==> flow/design.v <==
module register_async #(
  parameter integer WIDTH                 = 8
) (
  input  wire                             clk,
  input  wire                             reset,
  input  wire                             enable,
  input  wire        [ WIDTH -1 : 0 ]     in,
  output wire        [ WIDTH -1 : 0 ]     out
);
  reg [ WIDTH -1 : 0 ] out_reg;
  always @(posedge clk or posedge reset)
  begin
    if (reset)
      out_reg <= 'b0;
    else if (enable)
      out_reg <= in;
  end
  assign out = out_reg;
endmodule
module signed_adder #(
  parameter integer IN1_WIDTH             = 8,
  parameter integer IN2_WIDTH             = 8,
  parameter integer OUT_WIDTH             = 8
) (
  input  wire signed [ IN1_WIDTH  -1 : 0 ] a,
  input  wire signed [ IN2_WIDTH  -1 : 0 ] b,
  output wire signed [ OUT_WIDTH  -1 : 0 ] out
);
assign out = a + b;
endmodule
module accumulator #(
  parameter integer IN_WIDTH              = 8,
  parameter integer OUT_WIDTH             = 8
) (
  input  wire                             clk,
  input  wire                             reset,
  input  wire                             clear,
  input  wire signed [ IN_WIDTH  -1 : 0 ] in,
  output wire signed [ OUT_WIDTH -1 : 0 ] out
);
wire signed [OUT_WIDTH-1:0] next_out = clear ? in : in + out;
register_async #(
  .WIDTH        ( OUT_WIDTH   )
) acc_reg_inst (
  .clk          ( clk         ),
  .reset        ( reset       ),
  .enable       ( 1'b1        ),
  .in           ( next_out    ),
  .out          ( out         )
);
endmodule
module signed_spatial_mult #(
  parameter integer PRECISION                     = 8,                                    
  parameter integer L_PRECISION                   = 2,                                     
  parameter integer TOP_MODULE                    = 1,                                     
  parameter integer A_SIGN_EXTEND                 = 0,                                     
  parameter integer B_SIGN_EXTEND                 = 0,                                     
  parameter integer IN_WIDTH                      = (PRECISION/L_PRECISION) * PRECISION,   
  parameter integer A_WIDTH                       = IN_WIDTH,                              
  parameter integer B_WIDTH                       = IN_WIDTH,                              
  parameter integer OUT_WIDTH                     = PRECISION * 2 + A_SIGN_EXTEND + B_SIGN_EXTEND,                         
  parameter integer NUM_LEVELS                    = $clog2(PRECISION/L_PRECISION),         
  parameter integer MODE_WIDTH                    = 2 * NUM_LEVELS,                        
  parameter integer HALF_PRECISION                = PRECISION / 2                          
) (
  input                                           clk,
  input                                           reset,
  input  wire        [ 2              -1 : 0 ]    prev_level_mode,
  input  wire        [ MODE_WIDTH     -1 : 0 ]    mode,
  input  wire        [ A_WIDTH        -1 : 0 ]    a,
  input  wire        [ B_WIDTH        -1 : 0 ]    b,
  output wire        [ OUT_WIDTH      -1 : 0 ]    out
);
genvar ii, jj, kk;
generate
    wire [2-1:0] higher_level_mode;
    if (TOP_MODULE == 1)
      assign higher_level_mode = 2'b0;
    else
      assign higher_level_mode = prev_level_mode;
    localparam integer A_SIGNED_WIDTH = A_WIDTH + A_SIGN_EXTEND;
    localparam integer B_SIGNED_WIDTH = B_WIDTH + B_SIGN_EXTEND;
    wire signed [ A_SIGNED_WIDTH -1 : 0 ] a_signed;
    wire signed [ B_SIGNED_WIDTH -1 : 0 ] b_signed;
    wire signed [ OUT_WIDTH      -1 : 0 ] out_signed;
    wire a_mode, b_mode;
    assign {a_mode, b_mode} = prev_level_mode;
    assign a_signed = {a_mode && a[IN_WIDTH-1], a};
    assign b_signed = {b_mode && b[IN_WIDTH-1], b};
  if (PRECISION == L_PRECISION)
  begin: FULL_PRECISION  
    assign out_signed = a_signed * b_signed;
    assign out = out_signed;
  end
  else
  begin: LP_MULT_INST
    wire [1:0] curr_level_mode = mode[MODE_WIDTH-1:MODE_WIDTH-2];
    localparam integer LP_MULT_IN_W = IN_WIDTH / 4;
    wire [ LP_MULT_IN_W - 1 : 0 ] a_0;
    wire [ LP_MULT_IN_W - 1 : 0 ] a_1;
    wire [ LP_MULT_IN_W - 1 : 0 ] a_2;
    wire [ LP_MULT_IN_W - 1 : 0 ] a_3;
    wire [ LP_MULT_IN_W - 1 : 0 ] b_0;
    wire [ LP_MULT_IN_W - 1 : 0 ] b_1;
    wire [ LP_MULT_IN_W - 1 : 0 ] b_2;
    wire [ LP_MULT_IN_W - 1 : 0 ] b_3;
    localparam integer II_MAX = PRECISION/(L_PRECISION*2);
    localparam integer JJ_MAX = PRECISION/(L_PRECISION*2); 
    if (TOP_MODULE == 1)
    begin: B_TRANSPOSE
      for (ii=0; ii<II_MAX; ii=ii+1)
      begin: LOOP_II
        for (jj=0; jj<JJ_MAX; jj=jj+1)
        begin: LOOP_JJ
          for (kk=0; kk<L_PRECISION; kk=kk+1)
          begin: LOOP_KK
            assign b_0[kk+L_PRECISION*(jj+ii*JJ_MAX)] = b[kk+L_PRECISION*((ii + 0     )+(jj + 0     )*JJ_MAX*2)];
            assign b_1[kk+L_PRECISION*(jj+ii*JJ_MAX)] = b[kk+L_PRECISION*((ii + 0     )+(jj + II_MAX)*JJ_MAX*2)];
            assign b_2[kk+L_PRECISION*(jj+ii*JJ_MAX)] = b[kk+L_PRECISION*((ii + JJ_MAX)+(jj + 0     )*JJ_MAX*2)];
            assign b_3[kk+L_PRECISION*(jj+ii*JJ_MAX)] = b[kk+L_PRECISION*((ii + JJ_MAX)+(jj + II_MAX)*JJ_MAX*2)];
          end
        end
      end
    end else
    begin
      for (ii=0; ii<II_MAX; ii=ii+1)
      begin: LOOP_II
        for (jj=0; jj<JJ_MAX; jj=jj+1)
        begin: LOOP_JJ
          for (kk=0; kk<L_PRECISION; kk=kk+1)
          begin: LOOP_KK
            assign b_0[kk+L_PRECISION*(jj+ii*JJ_MAX)] = b[kk+L_PRECISION*((jj + 0     )+(ii + 0     )*JJ_MAX*2)];
            assign b_1[kk+L_PRECISION*(jj+ii*JJ_MAX)] = b[kk+L_PRECISION*((jj + JJ_MAX)+(ii + 0     )*JJ_MAX*2)];
            assign b_2[kk+L_PRECISION*(jj+ii*JJ_MAX)] = b[kk+L_PRECISION*((jj + 0     )+(ii + II_MAX)*JJ_MAX*2)];
            assign b_3[kk+L_PRECISION*(jj+ii*JJ_MAX)] = b[kk+L_PRECISION*((jj + JJ_MAX)+(ii + II_MAX)*JJ_MAX*2)];
          end
        end
      end
    end
    for (ii=0; ii<II_MAX; ii=ii+1)
    begin: LOOP_II
      for (jj=0; jj<JJ_MAX; jj=jj+1)
      begin: LOOP_JJ
        for (kk=0; kk<L_PRECISION; kk=kk+1)
        begin: LOOP_KK
          assign a_0[kk+L_PRECISION*(jj+ii*JJ_MAX)] = a[kk+L_PRECISION*((jj + 0     )+(ii + 0     )*JJ_MAX*2)];
          assign a_1[kk+L_PRECISION*(jj+ii*JJ_MAX)] = a[kk+L_PRECISION*((jj + JJ_MAX)+(ii + 0     )*JJ_MAX*2)];
          assign a_2[kk+L_PRECISION*(jj+ii*JJ_MAX)] = a[kk+L_PRECISION*((jj + 0     )+(ii + II_MAX)*JJ_MAX*2)];
          assign a_3[kk+L_PRECISION*(jj+ii*JJ_MAX)] = a[kk+L_PRECISION*((jj + JJ_MAX)+(ii + II_MAX)*JJ_MAX*2)];
        end
      end
    end
    wire signed [ PRECISION + 1             + 1             -1 : 0 ] pp_0;
    wire signed [ PRECISION + A_SIGN_EXTEND + 1             -1 : 0 ] pp_1;
    wire signed [ PRECISION + 1             + B_SIGN_EXTEND -1 : 0 ] pp_2;
    wire signed [ PRECISION + A_SIGN_EXTEND + B_SIGN_EXTEND -1 : 0 ] pp_3;
    wire [MODE_WIDTH-3:0] lower_level_mode;
    if (PRECISION == L_PRECISION*2)
    begin: LAST_LEVEL
      assign lower_level_mode = 'b0;
    end
    else
    begin: NEXT_LEVEL
      assign lower_level_mode = mode[MODE_WIDTH-3:0];
    end
    wire [2-1:0] m0_sign_mode;
    wire [2-1:0] m1_sign_mode;
    wire [2-1:0] m2_sign_mode;
    wire [2-1:0] m3_sign_mode;
    assign m0_sign_mode = curr_level_mode;
    assign m1_sign_mode = {higher_level_mode[1], curr_level_mode[0]};
    assign m2_sign_mode = {curr_level_mode[1], higher_level_mode[0]};
    assign m3_sign_mode = higher_level_mode;
    signed_spatial_mult #(HALF_PRECISION, L_PRECISION, 0, 1            , 1            ) m0 (clk, reset, m0_sign_mode, lower_level_mode, a_0, b_0, pp_0);
    signed_spatial_mult #(HALF_PRECISION, L_PRECISION, 0, A_SIGN_EXTEND, 1            ) m1 (clk, reset, m1_sign_mode, lower_level_mode, a_1, b_1, pp_1);
    signed_spatial_mult #(HALF_PRECISION, L_PRECISION, 0, 1            , B_SIGN_EXTEND) m2 (clk, reset, m2_sign_mode, lower_level_mode, a_2, b_2, pp_2);
    signed_spatial_mult #(HALF_PRECISION, L_PRECISION, 0, A_SIGN_EXTEND, B_SIGN_EXTEND) m3 (clk, reset, m3_sign_mode, lower_level_mode, a_3, b_3, pp_3);
    wire signed [OUT_WIDTH-1:0] spp_0;
    wire signed [OUT_WIDTH-1:0] spp_1;
    wire signed [OUT_WIDTH-1:0] spp_2;
    wire signed [OUT_WIDTH-1:0] spp_3;
    reg [1:0] s_0;
    reg [1:0] s_1;
    reg [1:0] s_2;
    reg [1:0] s_3;
    always @(*) begin
      case (curr_level_mode)
        0: begin
          s_0 = 2'd0;
          s_1 = 2'd1;
          s_2 = 2'd1;
          s_3 = 2'd2;
        end
        1: begin
          s_0 = 2'd0;
          s_1 = 2'd1;
          s_2 = 2'd0;
          s_3 = 2'd1;
        end
        2: begin
          s_0 = 2'd0;
          s_1 = 2'd0;
          s_2 = 2'd1;
          s_3 = 2'd1;
        end
        3: begin
          s_0 = 2'd0;
          s_1 = 2'd0;
          s_2 = 2'd0;
          s_3 = 2'd0;
        end
      endcase
    end
    assign spp_0 = pp_0 <<< (s_0 * HALF_PRECISION);
    assign spp_1 = pp_1 <<< (s_1 * HALF_PRECISION);
    assign spp_2 = pp_2 <<< (s_2 * HALF_PRECISION);
    assign spp_3 = pp_3 <<< (s_3 * HALF_PRECISION);
    assign out = spp_0 + spp_1 + spp_2 + spp_3;
  end  
  endgenerate
endmodule
module systolic_array #(
  parameter integer ARRAY_N               = 4,
  parameter integer ARRAY_M               = 2,
  parameter integer PMAX                  = 8,
  parameter integer PMIN                  = 2,
  parameter integer ACT_WIDTH             = ARRAY_N * PMAX * (PMAX/PMIN),
  parameter integer WGT_WIDTH             = ARRAY_M * ARRAY_N * PMAX * (PMAX/PMIN),
  parameter integer ACCUMULATOR_WIDTH     = 4 * PMAX,
  parameter integer OUT_WIDTH             = ARRAY_M * ACCUMULATOR_WIDTH,
  parameter integer MODE_WIDTH            = $clog2(PMAX/PMIN) * 2
) (
  input  wire                               clk,
  input  wire                               reset,
  input  wire                               out_valid,
  input  wire                               acc_clear,
  input  wire        [ ACT_WIDTH  -1 : 0 ]  activation_in,
  input  wire        [ WGT_WIDTH  -1 : 0 ]  weight_in,
  input  wire        [ MODE_WIDTH -1 : 0 ]  mode,
  output wire        [ OUT_WIDTH  -1 : 0 ]  activation_out,
  output wire                               activation_valid
);
  localparam integer MULT_IN_WIDTH = PMAX * PMAX / PMIN;
  localparam integer MULT_OUT_WIDTH = 2 * PMAX;
  localparam integer ADDER_OUT_WIDTH = 2 * PMAX + $clog2(ARRAY_N);
  localparam integer SYSTOLIC_OUT_WIDTH = ADDER_OUT_WIDTH * ARRAY_M;
  wire        [ OUT_WIDTH          -1 : 0 ]  accumulator_out;
  wire        [ SYSTOLIC_OUT_WIDTH -1 : 0 ]  systolic_out;
  wire        [ ARRAY_M            -1 : 0 ]  systolic_out_valid;
  wire        [ ARRAY_M            -1 : 0 ]  _systolic_out_valid;
  wire        [ ARRAY_M            -1 : 0 ]  systolic_acc_clear;
  wire        [ ARRAY_M            -1 : 0 ]  _systolic_acc_clear;
  genvar n, m;
  generate
  for (m=0; m<ARRAY_M; m=m+1)
  begin: LOOP_INPUT_FORWARD
    for (n=0; n<ARRAY_N; n=n+1)
    begin: LOOP_OUTPUT_FORWARD
      wire        [ MULT_IN_WIDTH   -1 : 0 ] a;          
      wire        [ MULT_IN_WIDTH   -1 : 0 ] b;          
      wire signed [ MULT_OUT_WIDTH  -1 : 0 ] mult_out;   
      wire signed [ ADDER_OUT_WIDTH -1 : 0 ] mac_out;    
      wire        [ ADDER_OUT_WIDTH -1 : 0 ] adder_out;  
      if (m == 0)
      begin
        assign a = activation_in[n*MULT_IN_WIDTH+:MULT_IN_WIDTH];
      end
      else
      begin
        wire  [ MULT_IN_WIDTH -1 : 0 ] fwd_a;
        assign fwd_a = LOOP_INPUT_FORWARD[m-1].LOOP_OUTPUT_FORWARD[n].a;
        register_async #(MULT_IN_WIDTH) fwd_a_reg (clk, reset, 1'b1, fwd_a, a);
      end
      assign b = weight_in[(n + m*ARRAY_N)*MULT_IN_WIDTH+:MULT_IN_WIDTH];
      signed_spatial_mult #(
       .PRECISION           ( PMAX              ),   
       .L_PRECISION         ( PMIN              ),   
       .TOP_MODULE          ( 1                 )    
      ) mult_inst (
        .clk                ( clk               ),   
        .reset              ( reset             ),   
        .prev_level_mode    ( 2'b0              ),   
        .mode               ( mode              ),   
        .a                  ( a                 ),   
        .b                  ( b                 ),   
        .out                ( mult_out          )    
      );
      if (n > 0)
      begin: ADD_MULT_OUT
        wire signed [ ADDER_OUT_WIDTH -1 : 0 ] prev_mac_out;
        assign prev_mac_out = LOOP_INPUT_FORWARD[m].LOOP_OUTPUT_FORWARD[n-1].adder_out;
        signed_adder #(
          .IN1_WIDTH        ( MULT_OUT_WIDTH    ),
          .IN2_WIDTH        ( ADDER_OUT_WIDTH   ),
          .OUT_WIDTH        ( ADDER_OUT_WIDTH   )
        ) adder_inst (
          .a                ( mult_out          ),
          .b                ( prev_mac_out      ),
          .out              ( mac_out           )
        );
      end
      else
      begin
        assign mac_out = mult_out;
      end
      wire enable;
      assign enable = 1'b1;
      register_async #(
        .WIDTH              ( ADDER_OUT_WIDTH   )
      ) reg_inst (
        .clk                ( clk               ),   
        .reset              ( reset             ),   
        .enable             ( enable            ),   
        .in                 ( mac_out           ),   
        .out                ( adder_out         )    
      );
      if (n == ARRAY_N - 1)
      begin
        assign systolic_out[m*ADDER_OUT_WIDTH+:ADDER_OUT_WIDTH] = adder_out;
      end
    end
  end
  endgenerate
  register_async #(1) out_valid_delay1 (clk, reset, 1'b1, out_valid, _systolic_out_valid[0]);
  register_async #(1) out_valid_delay2 (clk, reset, 1'b1, _systolic_out_valid[0], systolic_out_valid[0]);
  register_async #(1) acc_clear_delay1 (clk, reset, 1'b1, acc_clear, _systolic_acc_clear[0]);
  assign systolic_acc_clear[0] = _systolic_acc_clear[0];
  genvar i;
  generate
  for (i=1; i<ARRAY_M; i=i+1)
  begin: CLEAR_AND_VALID
    register_async #(1) out_valid_delay2 (clk, reset, 1'b1, systolic_out_valid[i-1], systolic_out_valid[i]);
    register_async #(1) acc_clear_delay1 (clk, reset, 1'b1, systolic_acc_clear[i-1], systolic_acc_clear[i]);
  end
  endgenerate
  assign activation_out = accumulator_out;
  assign activation_valid = |systolic_out_valid;  
  generate
  for (i=0; i<ARRAY_M; i=i+1)
  begin: ACCUMULATOR
    wire acc_clr;
    wire [ADDER_OUT_WIDTH-1:0] acc_in;
    wire [ACCUMULATOR_WIDTH-1:0] acc_out;
    wire acc_out_valid;
    assign acc_clr = systolic_acc_clear[i];
    assign acc_in = systolic_out[i * ADDER_OUT_WIDTH +: ADDER_OUT_WIDTH];
    assign accumulator_out[ACCUMULATOR_WIDTH*i+:ACCUMULATOR_WIDTH] = acc_out;
    assign acc_out_valid = systolic_out_valid[i];
    accumulator #(
      .IN_WIDTH           ( ADDER_OUT_WIDTH     ),
      .OUT_WIDTH          ( ACCUMULATOR_WIDTH   )
    ) acc_inst (
      .clk                ( clk                 ),
      .reset              ( reset               ),
      .clear              ( acc_clr             ),
      .in                 ( acc_in              ),
      .out                ( acc_out             )
    );
  end
  endgenerate
endmodule
=== Reports on systolic_array ===
Tool output for the design above, in the order of the flow.
Line numbers count from 1 in the design file above.
Operators carry their Yosys type and port widths (W data, S select, Z words).
Cell names lack the library's common part.
A cell with n/a has no value.

* Top module: systolic_array
* Clock: clk
* Cell library: sky130hd
* Corner: tt_025C_1v80

=== Elaborated design ===
Source: Yosys, flattened and elaborated, memories not mapped. Widths are those after wreduce; folded enables and synchronous resets count as part of the registers. Registers that Yosys merges into a memory's read port (data or address) are not register bits. Print and check cells do not count. Equal cells are merged and count once.

* $add $sub $neg: 128
* $mul: 128
* Divide/modulo/power cells: 0
* $lt $le $gt $ge: 0
* Equality and inequality tests: 6
* Shifts and indexed selects: 160
* Mux-type cells: 10
* Bitwise operators: 0
* Reduce/logical cells: 207

{| class="wikitable"
|+ Operators by type and width
! kind !! count
|-
| $mul A3 B3 Y6 || 72
|-
| $add A9 B9 Y9 || 48
|-
| $add A16 B16 Y16 || 24
|-
| $sshl A6 B3 Y10 || 32
|-
| $sshl A5 B3 Y9 || 32
|-
| $sshl A6 B3 Y9 || 32
|-
| $sshl A9 B4 Y16 || 16
|-
| $add A10 B10 Y10 || 24
|-
| $mul A2 B3 Y5 || 24
|-
| $mul A3 B2 Y5 || 24
|-
| $logic_and A1 B1 Y1 || 192
|-
| $add A8 B8 Y8 || 24
|-
| $sshl A10 B4 Y16 || 8
|-
| $sshl A5 B3 Y8 || 16
|-
| $sshl A8 B4 Y16 || 8
|-
| $add A18 B32 Y32 || 2
|-
| $mul A2 B2 Y4 || 8
|-
| $sshl A4 B3 Y8 || 8
|-
| $sshl A6 B3 Y8 || 8
|-
| $mux W32 || 2
|-
| $add A16 B17 Y18 || 2
|-
| $add A16 B18 Y18 || 2
|-
| $add A16 B16 Y17 || 2
|-
| $reduce_or A2 Y1 || 11
|-
| $pmux W2 S2 || 4
|-
| $pmux W2 S3 || 2
|-
| $eq A2 B2 Y1 const B || 4
|-
| $reduce_or A4 Y1 || 2
|}

Other operator kinds: 3; their cells: 6.

* Bits in registers: 335
* Latch bits: 0
* Bits in writable memories: 0
* Bits in read-only memories: 0
* Word width x clocked read ports: 0
* Memories kept: 0
* Output and inout port bits: 65
* Word-level cells: 658

=== Longest topological paths ===
Yosys ltp: most cells in a row. Word level: on the elaborated netlist, between registers, memories and ports. Mapped: between sequential cells and ports; inverters and the memories' decode and read muxes count.

* Depth in word-level cells: 12
* ABC_AREA: 0
* Mapped depth: 44
* Mapped depth without buffers: 42

=== Mapped cells and area ===
Yosys stat after the flow's synthesis: flattened, memories mapped to cells. It holds for the ABC_AREA given above (unset counts as 0); a run with the other value may have another netlist.
Totals and module areas in this step are rounded.

{| class="wikitable"
|+ Cell types
! cell !! count !! total area (µm²)
|-
| fa_1 || 1155 || 2.31E+04
|-
| ha_1 || 1047 || 1.31E+04
|-
| dfrtp_1 || 335 || 8383.04
|-
| inv_1 || 1892 || 7.1E+03
|-
| xnor2_1 || 629 || 5.51E+03
|-
| nand2_1 || 1062 || 3.99E+03
|-
| a21oi_1 || 686 || 3.43E+03
|-
| nor2_1 || 587 || 2.2E+03
|-
| xor2_1 || 207 || 1.81E+03
|-
| o21ai_0 || 275 || 1376.32
|-
| and2_1 || 205 || 1282.48
|-
| a21o_1 || 146 || 1.1E+03
|-
| or2_2 || 163 || 1.02E+03
|-
| o21bai_1 || 126 || 945.907
|-
| mux2i_1 || 93 || 930.893
|-
| nand3_1 || 181 || 905.869
|-
| nand2b_1 || 130 || 813.28
|-
| clkbuf_1 || 190 || 713.184
|}

Other cell types: 50; their cells: 634.

* Cells in the netlist: 9743
* Cell area after synthesis: 0.0822 mm²
* Area of sequential cells: 0.00838 mm²
* Flip-flop cells: 335
* Buffers: 237

By module: a second synthesis without flattening, with its own total; a netlist apart from the flattened one above.

* Cells (unflattened synthesis): 10762
* Area (unflattened synthesis): 0.0974 mm²

Rows give one instance, submodules left out.

{| class="wikitable"
|+ Modules
! module !! times used !! cells !! area (mm²)
|-
| signed_spatial_mult || 72 || 30 || 0.00026
|-
| signed_spatial_mult || 8 || 226 || 0.00184
|-
| signed_spatial_mult || 8 || 141 || 0.00114
|-
| signed_spatial_mult || 8 || 129 || 0.00105
|-
| signed_spatial_mult || 8 || 129 || 0.00105
|-
| register_async #(WIDTH=32) || 6 || 69 || 0.00135
|-
| signed_spatial_mult || 8 || 107 || 0.000898
|-
| register_async #(WIDTH=18) || 8 || 39 || 0.000726
|-
| signed_adder || 6 || 129 || 0.000918
|-
| accumulator || 2 || 298 || 0.00208
|-
| signed_spatial_mult || 24 || 12 || 0.000133
|-
| signed_spatial_mult || 24 || 12 || 0.000133
|-
| signed_spatial_mult || 8 || 7 || 0.0000763
|-
| register_async #(WIDTH=1) || 5 || 3 || 0.0000438
|-
| systolic_array || 1 || 3 || 0.0000138
|}

=== Worst setup path after synthesis ===
Path of least setup slack by OpenSTA after synthesis, without wires, with an ideal clock, recovery checks aside; 20% of the period is set as input and as output delay. Where synthesis merged equal registers, the netlist keeps one of their names.

* Path kind: input to register
* Start: in mode[1]
* End: reg LOOP_INPUT_FORWARD[1].LOOP_OUTPUT_FORWARD[3].reg_inst.out_reg[17]
* Period: 11000 ps
* Input delay: 2200 ps
* Setup time: 134 ps
* Data arrival time: 11672 ps
* Required time: 10866 ps
* Slack: -806 ps
* Path delay: 9606 ps
* Stages: 42
* Path buffers: 4
* Period reached after synthesis: 11806 ps

"path delay" is the arrival time less input delay plus setup time.
"stages" counts driving pins, that of a launching flip-flop among them; a cell with two outputs on the path counts twice.
"period reached after synthesis" = period - worst setup slack (recovery checks aside). The figure is calculated, with input and output delays left at 20% of the set period.
Between the ends stands the longest chain of elaborated cells between them, by number of cells; it is not shown to be the way that was timed. Of several equally long chains one is given.
Each line given opens the expression or statement behind the cell; cells for indexed reads and writes are added by Yosys, which also makes memories of some case tables.

* Path through: clkbuf_1 -> buf_1 -> clkbuf_1 -> clkbuf_1 -> nand3_1 -> inv_1 -> fa_1 -> ha_1 -> ha_1 -> fa_1 -> xnor2_1 -> xnor2_1 -> nand2_1 -> o21a_1 -> fa_1 -> inv_1 -> fa_1 -> inv_1 -> (+6 left out) -> xnor2_1 -> inv_1 -> nor2_1 -> a21oi_1 -> fa_1 -> fa_1 -> inv_1 -> ha_1 -> nand2_1 -> o21ai_0 -> or4_1 -> and4_1 -> or3_1 -> ha_1 -> and3_1 -> o21ai_0 -> a31o_2 -> xnor3_1
* Cells in the longest elaborated chain: 12
* Elaborated cells between the ends (all ways): 66

{| class="wikitable"
|+ Ends and longest elaborated chain, post-synthesis
! what !! RTL line !! RTL
|-
| start: declaration || 239 || <nowiki>input  wire        [ MODE_WIDTH -1 : 0 ]  mode,</nowiki>
|-
| $eq A2 B2 Y1 || 187 || <nowiki>case (curr_level_mode)</nowiki>
|-
| $reduce_or A4 Y1 || n/a ||
|-
| $mux W2 || 187 ||
|-
| $sshl A6 B3 Y10 || 214 || <nowiki>assign spp_0 = pp_0 <<< (s_0 * HALF_PRECISION);</nowiki>
|-
| $add A10 B10 Y10 x3 || 218 || <nowiki>assign out = spp_0 + spp_1 + spp_2 + spp_3;</nowiki>
|-
| $sshl A10 B4 Y16 || 214 ||
|-
| $add A16 B16 Y16 x3 || 218 ||
|-
| $add A16 B18 Y18 || 29 || <nowiki>assign out = a + b;</nowiki>
|-
| end: assignment || 14 || <nowiki>out_reg <= 'b0;</nowiki>
|-
| end: assignment || 16 || <nowiki>out_reg <= in;</nowiki>
|-
| end: declaration || 10 || <nowiki>reg [ WIDTH -1 : 0 ] out_reg;</nowiki>
|}

=== Path in the finished layout ===
Path of least setup slack in the final report of job 5 (OpenROAD, finished layout, wires in). Where an end is a register, its clock arrival counts in the times.
The path's times are printed in steps of 10 ps; the period is the one set.

* Path kind: input to register
* Start: in weight_in[237]
* End: reg LOOP_INPUT_FORWARD[1].LOOP_OUTPUT_FORWARD[3].reg_inst.out_reg[17]
* Period: 13700 ps
* Input delay: 2740 ps
* Setup time: 80 ps
* Data arrival time: 13120 ps
* Required time: 14300 ps
* Slack: 1190 ps
* Stages: 41
* Path buffers: 1

Between the ends stands the longest chain of elaborated cells between them, by number of cells; it is not shown to be the way that was timed. Of several equally long chains one is given.

* Path through: clkdlybuf4s50_1 -> nand2_1 -> or2_2 -> fa_1 -> inv_1 -> ha_1 -> a31o_2 -> ha_1 -> fa_1 -> xor2_1 -> xnor2_1 -> nand2b_1 -> o21a_1 -> fa_1 -> inv_1 -> fa_1 -> inv_1 -> ha_1 -> (+5 left out) -> xnor2_1 -> inv_1 -> nor2_1 -> a21oi_1 -> fa_1 -> fa_1 -> inv_1 -> ha_1 -> a21oi_1 -> o21ai_0 -> nor4_1 -> o41ai_1 -> xnor3_1 -> ha_1 -> inv_1 -> o2bb2ai_1 -> a31o_2 -> xnor3_1
* Cells in the longest elaborated chain: 10
* Elaborated cells between the ends (all ways): 10

{| class="wikitable"
|+ Ends and longest elaborated chain, after layout
! what !! RTL line !! RTL
|-
| start: declaration || 238 || <nowiki>input  wire        [ WGT_WIDTH  -1 : 0 ]  weight_in,</nowiki>
|-
| $logic_and A1 B1 Y1 || 89 || <nowiki>assign b_signed = {b_mode && b[IN_WIDTH-1], b};</nowiki>
|-
| $mul A3 B3 Y6 || 92 || <nowiki>assign out_signed = a_signed * b_signed;</nowiki>
|-
| $sshl A6 B3 Y9 || 215 || <nowiki>assign spp_1 = pp_1 <<< (s_1 * HALF_PRECISION);</nowiki>
|-
| $add A9 B9 Y9 x3 || 218 || <nowiki>assign out = spp_0 + spp_1 + spp_2 + spp_3;</nowiki>
|-
| $sshl A9 B4 Y16 || 216 || <nowiki>assign spp_2 = pp_2 <<< (s_2 * HALF_PRECISION);</nowiki>
|-
| $add A16 B16 Y16 x2 || 218 ||
|-
| $add A16 B18 Y18 || 29 || <nowiki>assign out = a + b;</nowiki>
|-
| end: assignment || 14 || <nowiki>out_reg <= 'b0;</nowiki>
|-
| end: assignment || 16 || <nowiki>out_reg <= in;</nowiki>
|-
| end: declaration || 10 || <nowiki>reg [ WIDTH -1 : 0 ] out_reg;</nowiki>
|}

FLOW RESULTS
============

Measured data: module systolic_array, platform sky130hd, 6 stored runs of the flow under differing settings, order arbitrary. Input and output delays are each 20% of the period that was set; the output load is 0.01 pF.
"achieved period" is the run's clock period less its worst setup slack. It is reckoned from that one timing run; input and output delays stay at 20% of the period that was set.
Results are given in rounded form.

=== Job 1 ===
{| class="wikitable"
! Setting !! Value
|-
| CELL_PAD_IN_SITES_GLOBAL_PLACEMENT || 1
|-
| CORE_ASPECT_RATIO || 1.18
|-
| CORE_MARGIN || 2
|-
| CORE_UTILIZATION || 63
|-
| CTS_CLUSTER_SIZE || 79
|-
| GPL_ROUTABILITY_DRIVEN || 0
|-
| HOLD_SLACK_MARGIN || 0.03
|-
| MAX_ROUTING_LAYER || met4
|-
| MIN_ROUTING_LAYER || met2
|-
| PLACE_DENSITY_LB_ADDON || 0.1
|-
| SETUP_SLACK_MARGIN || -0.21
|-
| SLEW_MARGIN || 25
|-
| TNS_END_PERCENT || 30
|-
| period_ns || 9.91
|-
| CAP_MARGIN || 20
|}
Stopped before the end: routing reported GRT-0116.

=== Job 2 ===
{| class="wikitable"
! Setting !! Value
|-
| CELL_PAD_IN_SITES_GLOBAL_PLACEMENT || 2
|-
| CORE_ASPECT_RATIO || 1.18
|-
| CORE_MARGIN || 10
|-
| CORE_UTILIZATION || 63
|-
| CTS_CLUSTER_SIZE || 79
|-
| GPL_ROUTABILITY_DRIVEN || 0
|-
| MAX_ROUTING_LAYER || met4
|-
| PLACE_DENSITY_LB_ADDON || 0.1
|-
| SETUP_SLACK_MARGIN || 2.53
|-
| SLEW_MARGIN || 25
|-
| TNS_END_PERCENT || 35
|-
| period_ns || 19.1
|-
| CAP_MARGIN || 20
|}
Stopped before the end: placement reported FLW-0024.

=== Job 3 ===
{| class="wikitable"
! Setting !! Value
|-
| ABC_AREA || 1
|-
| CELL_PAD_IN_SITES_GLOBAL_PLACEMENT || 1
|-
| CORE_UTILIZATION || 68
|-
| CTS_CLUSTER_DIAMETER || 312
|-
| MAX_ROUTING_LAYER || met5
|-
| PLACE_DENSITY_LB_ADDON || 0.13
|-
| SETUP_SLACK_MARGIN || 2.91
|-
| SLEW_MARGIN || 35
|-
| TNS_END_PERCENT || 35
|-
| period_ns || 15.6
|-
| CAP_MARGIN || 20
|-
| CORE_MARGIN || 2
|}
Stopped before the end: placement reported FLW-0024.

=== Job 4 ===
{| class="wikitable"
! Setting !! Value
|-
| CELL_PAD_IN_SITES_GLOBAL_PLACEMENT || 1
|-
| CORE_ASPECT_RATIO || 1.18
|-
| CORE_MARGIN || 10
|-
| CORE_UTILIZATION || 63
|-
| CTS_CLUSTER_SIZE || 79
|-
| GPL_ROUTABILITY_DRIVEN || 0
|-
| HOLD_SLACK_MARGIN || 0.03
|-
| MAX_ROUTING_LAYER || met4
|-
| MIN_ROUTING_LAYER || met2
|-
| PLACE_DENSITY_LB_ADDON || 0.1
|-
| SETUP_SLACK_MARGIN || 2.53
|-
| SLEW_MARGIN || 25
|-
| TNS_END_PERCENT || 35
|-
| period_ns || 19.1
|-
| CAP_MARGIN || 20
|}
Stopped before the end: routing reported GRT-0116.

=== Job 5 ===
{| class="wikitable"
! Setting !! Value
|-
| CELL_PAD_IN_SITES_GLOBAL_PLACEMENT || 2
|-
| CORE_ASPECT_RATIO || 1.78
|-
| CORE_MARGIN || 3
|-
| CORE_UTILIZATION || 50
|-
| CTS_CLUSTER_DIAMETER || 164
|-
| CTS_CLUSTER_SIZE || 100
|-
| GPL_ROUTABILITY_DRIVEN || 0
|-
| GPL_TIMING_DRIVEN || 1
|-
| HOLD_SLACK_MARGIN || 0.28
|-
| MAX_ROUTING_LAYER || met5
|-
| PLACE_DENSITY || 0.47
|-
| SLEW_MARGIN || 35
|-
| TNS_END_PERCENT || 40
|-
| period_ns || 13.7
|-
| CAP_MARGIN || 20
|-
! Result !! Value
|-
| Netlist area reported by Yosys || 0.0822 mm²
|-
| Utilization in the final report || 55.2%
|-
| Die area || 0.17 mm²
|-
| Setup slack of the worst path || 1190 ps
|-
| Final setup TNS || 0 ps
|-
| Achieved period || 12514 ps
|}

=== Job 6 ===
{| class="wikitable"
! Setting !! Value
|-
| ABC_AREA || 1
|-
| CELL_PAD_IN_SITES_GLOBAL_PLACEMENT || 1
|-
| CORE_ASPECT_RATIO || 1.63
|-
| CORE_MARGIN || 2
|-
| CORE_UTILIZATION || 63
|-
| CTS_CLUSTER_SIZE || 79
|-
| GPL_ROUTABILITY_DRIVEN || 0
|-
| HOLD_SLACK_MARGIN || 0.03
|-
| MAX_ROUTING_LAYER || met4
|-
| MIN_ROUTING_LAYER || met2
|-
| PLACE_DENSITY_LB_ADDON || 0.1
|-
| SETUP_SLACK_MARGIN || -0.21
|-
| SLEW_MARGIN || 25
|-
| TNS_END_PERCENT || 30
|-
| period_ns || 8.58
|-
| CAP_MARGIN || 20
|}
Stopped before the end: routing reported GRT-0116.
